==> flow/design.v <==
module alu(OPA, OPB, CIN,INP_VALID, CLK, RST, CMD, CE, MODE, COUT, OFLOW, RES, G, E, L, ERR);
    input ['d8-1:0] OPA, OPB;
    input CLK, RST, CE, MODE, CIN;
    input [1:0] INP_VALID;
    input ['d4-1:0] CMD;
    output reg ['d16-1:0] RES;
    output reg COUT;
    output reg OFLOW;
    output reg G;
    output reg E;
    output reg L;
    output reg ERR;
    reg ['d16-1:0] RES_next;
    reg COUT_next, OFLOW_next, G_next, E_next, L_next, ERR_next;
    reg ['d16-1:0] res_t;
    reg cout_t, oflow_t, g_t, e_t, l_t, err_t;
    always @(posedge CLK or posedge RST) begin
        if (RST) begin
            RES <= {'d16{1'b0}};
            COUT <= 1'b0;
            OFLOW <= 1'b0;
            G <= 1'b0;
            E <= 1'b0;
            L <= 1'b0;
            ERR <= 1'b0;
        end
        else begin
                RES <= RES_next;
                COUT <= COUT_next;
                OFLOW <= OFLOW_next;
                G <= G_next;
                E <= E_next;
                L <= L_next;
                ERR <= ERR_next;
        end
    end
    always @(posedge CLK) begin
        res_t = {'d16{1'b0}};
        cout_t = 1'b0;
        oflow_t = 1'b0;
        g_t = 1'b0;
        e_t = 1'b0;
        l_t = 1'b0;
        err_t = 1'b0;
        if (CE) begin
            if (MODE) begin
                case (CMD)
                   'd0: begin
                        if (INP_VALID == 'b11) begin
                            res_t = OPA+ OPB;
                            cout_t = res_t[8]; 
                        end
                   end
                   'd1: begin
                        if (INP_VALID == 'b11) begin
                            oflow_t = (OPA < OPB);
                            res_t = OPA - OPB;
                        end
                   end
                   'd2: begin
                        if (INP_VALID == 'b11) begin
                            res_t = OPA + OPB + CIN;
                            cout_t = res_t[8];
                        end
                   end
                   'd3: begin
                        if (INP_VALID == 'b11) begin
                            oflow_t = (OPA < (OPB + CIN));
                            res_t = OPA - OPB - CIN;
                        end
                   end
                   'd4:  begin
                        if (INP_VALID[0] == 'b1) begin
                            res_t = OPA + 1;
                        end
                   end
                   'd5: begin
                        if (INP_VALID[0] == 'b1) begin
                            res_t = OPA - 1;
                            if (OPA == {'d8{1'b0}}) oflow_t = 1;
                        end
                   end
                   'd6: begin
                        if (INP_VALID[1] == 'b1) begin
                            res_t = OPB + 1;
                        end
                   end
                   'd7: begin
                        if (INP_VALID[1] == 'b1) begin
                            res_t = OPB - 1;
                            if (OPB == {'d8{1'b0}}) oflow_t = 1;
                        end
                   end
                   'd8: begin
                        if (INP_VALID == 'b11) begin
                            if (OPA == OPB) begin
                                e_t = 1'b1;
                                g_t = 1'b0;
                                l_t = 1'b0;
                            end
                            else if (OPA > OPB) begin
                                e_t = 1'b0;
                                g_t = 1'b1;
                                l_t = 1'b0;
                            end
                            else begin
                                e_t = 1'b0;
                                g_t = 1'b0;
                                l_t = 1'b1;
                            end
                        end
                   end
                   'd9: begin
                        if (INP_VALID == 'b11) begin
                            res_t = (OPA + 1) * (OPB + 1);
                        end
                   end
                   'd10: begin
                        if (INP_VALID == 'b11) begin
                            res_t = (OPA << 1) * (OPB);
                        end
                   end
                   'd11: begin
                        if (INP_VALID == 'b11) begin
                            res_t = $signed(OPA) + $signed(OPB);
                            oflow_t =((OPA[7] == OPB[7]) && (res_t[7] != OPA[7]));
                            cout_t = res_t[8];
                            if ($signed(res_t) < 0) l_t = 1'b1;
                            else if ($signed(res_t) > 0) g_t = 1'b1;
                            else e_t = 1'b1;
                        end
                   end
                   'd12: begin
                        if (INP_VALID == 'b11) begin
                            res_t = $signed(OPA) - $signed(OPB);
                            oflow_t = ((OPA[7] != OPB[7]) && (res_t[7] != OPA[7]));
                            cout_t = res_t[8];
                            if ($signed(res_t) < 0) l_t = 1'b1;
                            else if ($signed(res_t) > 0) g_t = 1'b1;
                            else e_t = 1'b1;
                        end
                   end
                   default:;
               endcase
            end
            else begin
                case (CMD)
                    'd0:begin
                        if (INP_VALID == 'b11) res_t = {1'b0, OPA & OPB};
                    end
                    'd1:begin
                        if (INP_VALID == 'b11) res_t = {1'b0, ~(OPA & OPB)};
                    end
                    'd2:begin
                        if (INP_VALID == 'b11)res_t = {1'b0, OPA | OPB};
                    end
                    'd3:begin
                        if (INP_VALID == 'b11)res_t = {1'b0, ~(OPA | OPB)};
                    end
                    'd4:begin
                        if (INP_VALID == 'b11) res_t = {1'b0, OPA ^ OPB};
                    end
                    'd5:begin
                        if (INP_VALID == 'b11) res_t = {1'b0, ~(OPA ^ OPB)};
                    end
                    'd6:begin
                        if (INP_VALID[0] == 'b1)
                            res_t = ~OPA &{'d8 {1'b1}};
                    end
                    'd7:begin
                        if (INP_VALID[1] == 'b1)
                            res_t =  ~OPB&{'d8{1'b1}};
                    end
                    'd8:begin
                        if (INP_VALID[0] == 'b1)
                            res_t = (OPA >> 1) &{'d8{1'b1}} ;
                    end
                    'd9:begin
                        if (INP_VALID[0] == 'b1)
                            res_t = (OPA << 1)&{'d8{1'b1}};
                    end
                    'd10:begin
                        if (INP_VALID[1] == 'b1)
                            res_t = (OPB >> 1)&{'d8{1'b1}};
                    end
                    'd11:begin
                        if (INP_VALID[1] == 'b1)
                            res_t = (OPB << 1)&{'d8{1'b1}};
                    end
                    'd12:begin
                        if (INP_VALID == 'b11) begin
                            if (!(|OPB['d8-1:'d2+1])) begin
                                res_t = ((OPA <<  OPB['d2:0]) | (OPA >> ('d8 -  OPB['d2:0])))&{'d8{1'b1}};
                            end
                            else err_t = 1'b1;
                        end
                    end
                    'd13:begin
                        if (INP_VALID == 'b11) begin
                            if (!(|OPB['d8-1:'d2+1])) begin
                                res_t = ((OPA >> OPB['d2:0]) | (OPA << ('d8 - OPB['d2:0]))) &{'d8{1'b1}};
                            end
                            else err_t = 1'b1;
                        end
                    end
                    default: ;
                endcase
            end
            if(!(MODE == 1 && (CMD == 'd10 || CMD == 'd9 || CMD == 'd12 || CMD == 'd11)))
                res_t = res_t & {'d8{1'b1}};
        end
        RES_next <= res_t;
        COUT_next <= cout_t;
        OFLOW_next <= oflow_t;
        G_next <= g_t;
        E_next <= e_t;
        L_next <= l_t;
        ERR_next <= err_t;
    end
endmodule
Ticket comment

=== Tool chain data of alu ===
Tool output for the design above before and after an edit, in the order of the flow.
Lines under "before" count in the file above, lines under "after" in the edited file.
"change" is "after" less "before", of the values as shown.
Cell names lack the library's common part.
Not given: n/a

* Top module: alu
* Clock port: CLK
* Library: sky130hd
* Library corner: tt_025C_1v80

=== Diff ===
Unified diff, file above to edited file.
The edited RTL no longer does the same as the RTL above: the edit was made by script, with no optimisation intended.

<pre>
@@ -1,6 +1,6 @@
-module alu(OPA, OPB, CIN,INP_VALID, CLK, RST, CMD, CE, MODE, COUT, OFLOW, RES, G, E, L, ERR);
+module alu(OPA, OPB, CIN,INP_VALID_i, CLK, RST, CMD, CE, MODE, COUT, OFLOW, RES, G, E, L, ERR);
     input ['d8-1:0] OPA, OPB;
     input CLK, RST, CE, MODE, CIN;
-    input [1:0] INP_VALID;
+    input [1:0] INP_VALID_i;
     input ['d4-1:0] CMD;
     output reg ['d16-1:0] RES;
@@ -11,4 +11,6 @@
     output reg L;
     output reg ERR;
+    reg [1:0] INP_VALID;
+    always @(posedge CLK) INP_VALID <= INP_VALID_i;
     reg ['d16-1:0] RES_next;
     reg COUT_next, OFLOW_next, G_next, E_next, L_next, ERR_next;
</pre>

=== After elaboration ===
Yosys after proc, flatten, opt, wreduce and memory -nomap, before mapping. Enables and synchronous resets that opt folds into registers are not counted as muxes. Memory bits, and registers merged into a memory's read port (data or address), are not among the register bits. Print and check cells are not counted.

{| class="wikitable"
|+ Storage and ports
! what !! before !! after !! change
|-
| cells after elaboration || 159 || 160 || +1
|-
| register bits after elaboration || 44 || 46 || +2
|-
| input bits || 27 || 27 || 0
|}

{| class="wikitable"
|+ Cells by class
! what !! before !! after !! change
|-
| bitwise operators || 13 || 13 || 0
|-
| equality and inequality tests || 19 || 19 || 0
|-
| order comparisons || 7 || 7 || 0
|-
| shift-type cells || 4 || 4 || 0
|-
| mux-type cells || 73 || 73 || 0
|-
| multipliers || 2 || 2 || 0
|-
| add/sub/neg operators || 12 || 12 || 0
|-
| reductions and logical operators || 14 || 14 || 0
|}

{| class="wikitable"
|+ Operators by type and width
! cell !! before !! after !! change
|-
| 1-bit two-way mux || 37 || 37 || 0
|-
| 8-bit two-way mux || 14 || 14 || 0
|-
| 16-bit two-way mux || 9 || 9 || 0
|-
| 4-bit equality test with constant B || 6 || 6 || 0
|-
| 8-bit NOT || 5 || 5 || 0
|-
| 4-bit by 3-bit equality test with 1-bit output with constant B || 4 || 4 || 0
|-
| 1-bit logical AND || 3 || 3 || 0
|-
| 1-bit logical OR || 3 || 3 || 0
|-
| 9-bit two-way mux || 3 || 3 || 0
|-
| 1-bit != test || 3 || 3 || 0
|-
| 1-bit NOT || 3 || 3 || 0
|-
| 8-bit bitwise OR || 3 || 3 || 0
|-
| 1-bit case mux with 3-bit select || 3 || 3 || 0
|-
| 8-bit by 1-bit adder with 9-bit output with constant B || 2 || 2 || 0
|-
| 8-bit by 8-bit adder with 9-bit output || 2 || 2 || 0
|-
| 4-bit by 2-bit equality test with 1-bit output with constant B || 2 || 2 || 0
|-
| 9-bit by 1-bit > comparator with 1-bit output with constant B || 2 || 2 || 0
|-
| 8-bit zero test || 2 || 2 || 0
|-
| 8-bit < comparator || 2 || 2 || 0
|-
| 9-bit by 1-bit < comparator with 1-bit output with constant B || 2 || 2 || 0
|-
| 7-bit two-way mux || 2 || 2 || 0
|-
| 2-bit AND reduction || 2 || 2 || 0
|-
| 8-bit by 1-bit subtractor with 9-bit output with constant B || 2 || 2 || 0
|-
| 8-bit by 8-bit subtractor with 9-bit output || 2 || 2 || 0
|-
| 8-bit by 1-bit adder with 8-bit output || 1 || 1 || 0
|-
| 9-bit by 1-bit adder with 10-bit output || 1 || 1 || 0
|-
| 8-bit AND || 1 || 1 || 0
|-
| 1-bit equality test || 1 || 1 || 0
|}

Not every row of either side is listed.

=== Longest topological paths ===
Depth = most cells in a row (Yosys ltp): at word level without a register or memory, in the mapped netlist without a sequential cell, where the memories' decode and read muxes count.

{| class="wikitable"
|+ Logic depth
! what !! before !! after !! change
|-
| depth in word-level cells || 7 || 7 || 0
|-
| ABC_AREA || 0 || 0 || n/a
|-
| depth in mapped cells || 25 || 25 || 0
|}

=== Netlist ===
Source: synth_stat.txt of the flow (Yosys; design flattened, memories mapped). It holds for the ABC_AREA given above (unset counts as 0); a run with the other value may have another netlist.

{| class="wikitable"
|+ Synthesis totals
! what !! before !! after !! change
|-
| flip-flops || 44 || 46 || +2
|-
| mapped area (um^2) || 10211.0 || 10268.6 || +57.6
|-
| standard cells after synthesis || 1281 || 1320 || +39
|-
| area of sequential cells (um^2) || 991.0 || 1031.0 || +40.0
|}

{| class="wikitable"
|+ Cells by type
! cell type !! before !! after !! change
|-
| o21ai_0 || 29 || 57 || +28
|-
| xnor2_1 || 53 || 68 || +15
|-
| nor2_1 || 143 || 157 || +14
|-
| xor2_1 || 37 || 24 || -13
|-
| clkbuf_1 || 22 || 32 || +10
|-
| mux2i_1 || 24 || 17 || -7
|-
| nand2b_1 || 15 || 22 || +7
|-
| buf_2 || 26 || 20 || -6
|-
| a22oi_1 || 14 || 9 || -5
|-
| a31oi_1 || 13 || 8 || -5
|-
| a21oi_1 || 61 || 65 || +4
|-
| nor3_1 || 36 || 32 || -4
|-
| and3_1 || 7 || 11 || +4
|-
| buf_1 || 7 || 11 || +4
|-
| buf_4 || 6 || 2 || -4
|-
| o21a_1 || 4 || 8 || +4
|-
| o31ai_1 || 1 || 5 || +4
|-
| a22o_1 || 0 || 4 || +4
|}

Not every row of either side is listed.

=== Timing after synthesis ===
Source: OpenSTA report_checks on the synthesized netlist (no wires, ideal clock, input and output delay 20% of the period each), path of least setup slack; recovery checks are left aside. Register names are those of the netlist, which keeps one name where synthesis merged equal registers.

{| class="wikitable"
|+ Path post-synthesis
! what !! before !! after !! change
|-
| path kind || input -> register || input -> register || n/a
|-
| from || input OPB[1] || input OPB[1] || n/a
|-
| to || register RES_next[14] || register RES_next[15] || n/a
|-
| slack (ns) || 0.901 || 0.501 || -0.400
|-
| path delay (ns) || 5.499 || 5.900 || +0.401
|-
| period (ns) || 8.0 || 8.0 || 0.0
|-
| data arrival time (ns) || 6.971 || 7.380 || +0.409
|-
| driving pins on the path || 24 || 24 || 0
|-
| synthesis period reached (ns) || 7.099 || 7.499 || +0.400
|}

"path delay" is the arrival time less input delay plus setup time.
"driving pins on the path": output pins that drive a net of the path, with the launching flip-flop's if there is one; two outputs of one cell count as two.
"synthesis period reached" is the clock period less the worst setup slack; recovery checks do not enter. This is arithmetic on one report: input and output delays are still those of the set period (20% each).
Between the ends stands the longest chain of elaborated cells between them, by number of cells; it is not shown to be the way that was timed. Of several equally long chains one is given.
A line is the first line of the expression or statement that the cell stems from. Yosys adds cells for indexed reads and writes and turns some case tables into memories.

On the way, post-synthesis, before:
* Path through: buf_2 inv_1 buf_2 ha_1 buf_2 clkbuf_1 buf_1 nand2b_1 fa_1 inv_1 fa_1 ha_1 inv_1 fa_1 inv_1 fa_1 a21o_1 a211o_1 a2111oi_0 or3_1 o21ai_0 xor2_1 a22oi_1 a21oi_1
* Cells in the longest elaborated chain: 5
* Elaborated cells between the ends (all ways): 17

{| class="wikitable"
|+ Ends and longest elaborated chain, post-synthesis, before
! what !! RTL line !! source
|-
| start, declared || 2 || <nowiki>input ['d8-1:0] OPA, OPB;</nowiki>
|-
| 8-bit by 1-bit adder with 9-bit output || 115 || <nowiki>res_t = (OPA + 1) * (OPB + 1);</nowiki>
|-
| 9-bit by 9-bit multiplier with 16-bit output || 115 ||
|-
| 16-bit two-way mux || 114 || <nowiki>if (INP_VALID == 'b11) begin</nowiki>
|-
| 16-bit case mux with 12-bit select || 47 || <nowiki>case (CMD)</nowiki>
|-
| 16-bit two-way mux || 46 || <nowiki>if (MODE) begin</nowiki>
|-
| end, assigned || 212 || <nowiki>RES_next <= res_t;</nowiki>
|-
| end, declared || 13 || <nowiki>reg ['d16-1:0] RES_next;</nowiki>
|}

On the way, post-synthesis, after:
* Path through: buf_2 inv_1 buf_1 ha_1 clkbuf_1 clkbuf_1 clkbuf_1 nand2b_1 fa_1 inv_1 fa_1 inv_1 fa_1 fa_1 inv_1 ha_1 o21a_2 a2111oi_2 nor3_1 a211o_1 o41ai_4 xnor2_1 nor2_1 o31a_1
* Cells in the longest elaborated chain: 5
* Elaborated cells between the ends (all ways): 17

{| class="wikitable"
|+ Ends and longest elaborated chain, post-synthesis, after
! what !! RTL line !! source
|-
| start, declared || 2 || <nowiki>input ['d8-1:0] OPA, OPB;</nowiki>
|-
| 8-bit by 1-bit adder with 9-bit output || 117 || <nowiki>res_t = (OPA + 1) * (OPB + 1);</nowiki>
|-
| 9-bit by 9-bit multiplier with 16-bit output || 117 ||
|-
| 16-bit two-way mux || 116 || <nowiki>if (INP_VALID == 'b11) begin</nowiki>
|-
| 16-bit case mux with 12-bit select || 49 || <nowiki>case (CMD)</nowiki>
|-
| 16-bit two-way mux || 48 || <nowiki>if (MODE) begin</nowiki>
|-
| end, assigned || 214 || <nowiki>RES_next <= res_t;</nowiki>
|-
| end, declared || 15 || <nowiki>reg ['d16-1:0] RES_next;</nowiki>
|}

=== Path in the finished layout ===
From the final timing report of the runs of set A: the path of least setup slack in the routed layout; clock arrival at registers is part of the times.

{| class="wikitable"
|+ Path post-layout
! what !! before !! after !! change
|-
| path kind || input -> register || input -> register || n/a
|-
| from || input OPA[5] || input OPA[5] || n/a
|-
| to || register RES_next[14] || register RES_next[15] || n/a
|-
| slack (ns) || 0.39 || 0.25 || -0.14
|-
| data arrival time (ns) || 7.18 || 7.34 || +0.16
|-
| driving pins on the path || 20 || 21 || +1
|-
| period (ns) || 7.41 || 7.41 || 0.00
|}

Between the ends stands the longest chain of elaborated cells between them, by number of cells; it is not shown to be the way that was timed. Of several equally long chains one is given.

On the way, post-layout, before:
* Path through: clkdlybuf4s50_1 nand4_1 or3_1 and2_1 or2_2 fa_1 inv_1 fa_1 inv_1 fa_1 fa_1 inv_1 ha_1 a211o_1 a2111oi_0 or3_1 o21ai_0 xor2_1 a22oi_1 a21oi_1
* Cells in the longest elaborated chain: 5
* Elaborated cells between the ends (all ways): 17

{| class="wikitable"
|+ Ends and longest elaborated chain, post-layout, before
! what !! RTL line !! source
|-
| start, declared || 2 || <nowiki>input ['d8-1:0] OPA, OPB;</nowiki>
|-
| 8-bit by 1-bit adder with 9-bit output || 115 || <nowiki>res_t = (OPA + 1) * (OPB + 1);</nowiki>
|-
| 9-bit by 9-bit multiplier with 16-bit output || 115 ||
|-
| 16-bit two-way mux || 114 || <nowiki>if (INP_VALID == 'b11) begin</nowiki>
|-
| 16-bit case mux with 12-bit select || 47 || <nowiki>case (CMD)</nowiki>
|-
| 16-bit two-way mux || 46 || <nowiki>if (MODE) begin</nowiki>
|-
| end, assigned || 212 || <nowiki>RES_next <= res_t;</nowiki>
|-
| end, declared || 13 || <nowiki>reg ['d16-1:0] RES_next;</nowiki>
|}

On the way, post-layout, after:
* Path through: clkdlybuf4s50_1 nand4_1 or3_1 and2_1 or2_2 fa_1 inv_1 fa_1 inv_1 fa_1 fa_1 inv_1 ha_1 o21a_2 a2111oi_2 nor3_1 a211o_1 o41ai_4 xnor2_1 nor2_1 o31a_1
* Cells in the longest elaborated chain: 5
* Elaborated cells between the ends (all ways): 17

{| class="wikitable"
|+ Ends and longest elaborated chain, post-layout, after
! what !! RTL line !! source
|-
| start, declared || 2 || <nowiki>input ['d8-1:0] OPA, OPB;</nowiki>
|-
| 8-bit by 1-bit adder with 9-bit output || 117 || <nowiki>res_t = (OPA + 1) * (OPB + 1);</nowiki>
|-
| 9-bit by 9-bit multiplier with 16-bit output || 117 ||
|-
| 16-bit two-way mux || 116 || <nowiki>if (INP_VALID == 'b11) begin</nowiki>
|-
| 16-bit case mux with 12-bit select || 49 || <nowiki>case (CMD)</nowiki>
|-
| 16-bit two-way mux || 48 || <nowiki>if (MODE) begin</nowiki>
|-
| end, assigned || 214 || <nowiki>RES_next <= res_t;</nowiki>
|-
| end, declared || 15 || <nowiki>reg ['d16-1:0] RES_next;</nowiki>
|}

=== Layout results ===
Both versions went through the flow (Yosys, OpenROAD) with the same settings in each pair. Constraints: input delay and output delay 20% of the set period each, output load 0.01 pF.

Flow settings, set A:
* period_ns: 7.41
* CAP_MARGIN: 20
* CORE_MARGIN: 2
* CORE_UTILIZATION: 40
* SLEW_MARGIN: 20

{| class="wikitable"
|+ Final reports, set A
! what !! before !! after !! change
|-
| smallest hold slack (ns) || 0.327 || 0.327 || 0.000
|-
| overall power (W) || 0.002132 || 0.002142 || +0.000010
|-
| clock period reached (ns) || 7.018 || 7.162 || +0.144
|-
| utilization in the final report (%) || 45.7 || 46.3 || +0.6
|-
| die footprint (um^2) || 26822.3 || 26969.9 || +147.6
|-
| worst setup slack after layout (ns) || 0.392 || 0.248 || -0.144
|-
| standard-cell area of the final layout (um^2) || 11487.3 || 11647.4 || +160.1
|-
| setup total negative slack (ns) || 0.000 || 0.000 || 0.000
|-
| chip area in the Yosys report (um^2) || 10211.0 || 10268.6 || +57.6
|}

Flow settings, set B:
* ABC_AREA: 0
* CELL_PAD_IN_SITES_DETAIL_PLACEMENT: 0
* CORE_ASPECT_RATIO: 1.52
* CORE_MARGIN: 6
* CORE_UTILIZATION: 27
* GPL_TIMING_DRIVEN: 1
* PLACE_DENSITY: 0.52
* SETUP_SLACK_MARGIN: 1.23
* SLEW_MARGIN: 0
* TNS_END_PERCENT: 95
* period_ns: 4.44
* CAP_MARGIN: 20

{| class="wikitable"
|+ Final reports, set B
! what !! before !! after !! change
|-
| smallest hold slack (ns) || 0.318 || 0.328 || +0.010
|-
| overall power (W) || 0.004955 || 0.004906 || -0.000049
|-
| clock period reached (ns) || 5.409 || 5.657 || +0.248
|-
| utilization in the final report (%) || 39.9 || 40.0 || +0.1
|-
| die footprint (um^2) || 42732.5 || 42959.4 || +226.9
|-
| worst setup slack after layout (ns) || -0.969 || -1.217 || -0.248
|-
| standard-cell area of the final layout (um^2) || 14818.0 || 14874.3 || +56.3
|-
| setup total negative slack (ns) || -8.374 || -10.231 || -1.857
|-
| chip area in the Yosys report (um^2) || 10211.0 || 10268.6 || +57.6
|}

"clock period reached": clock period set for the run, less the worst setup slack. It is reckoned from that one timing run; input and output delays stay at 20% of the period that was set.
"overall power": no workload was simulated; the value follows from the tool's default switching activity.
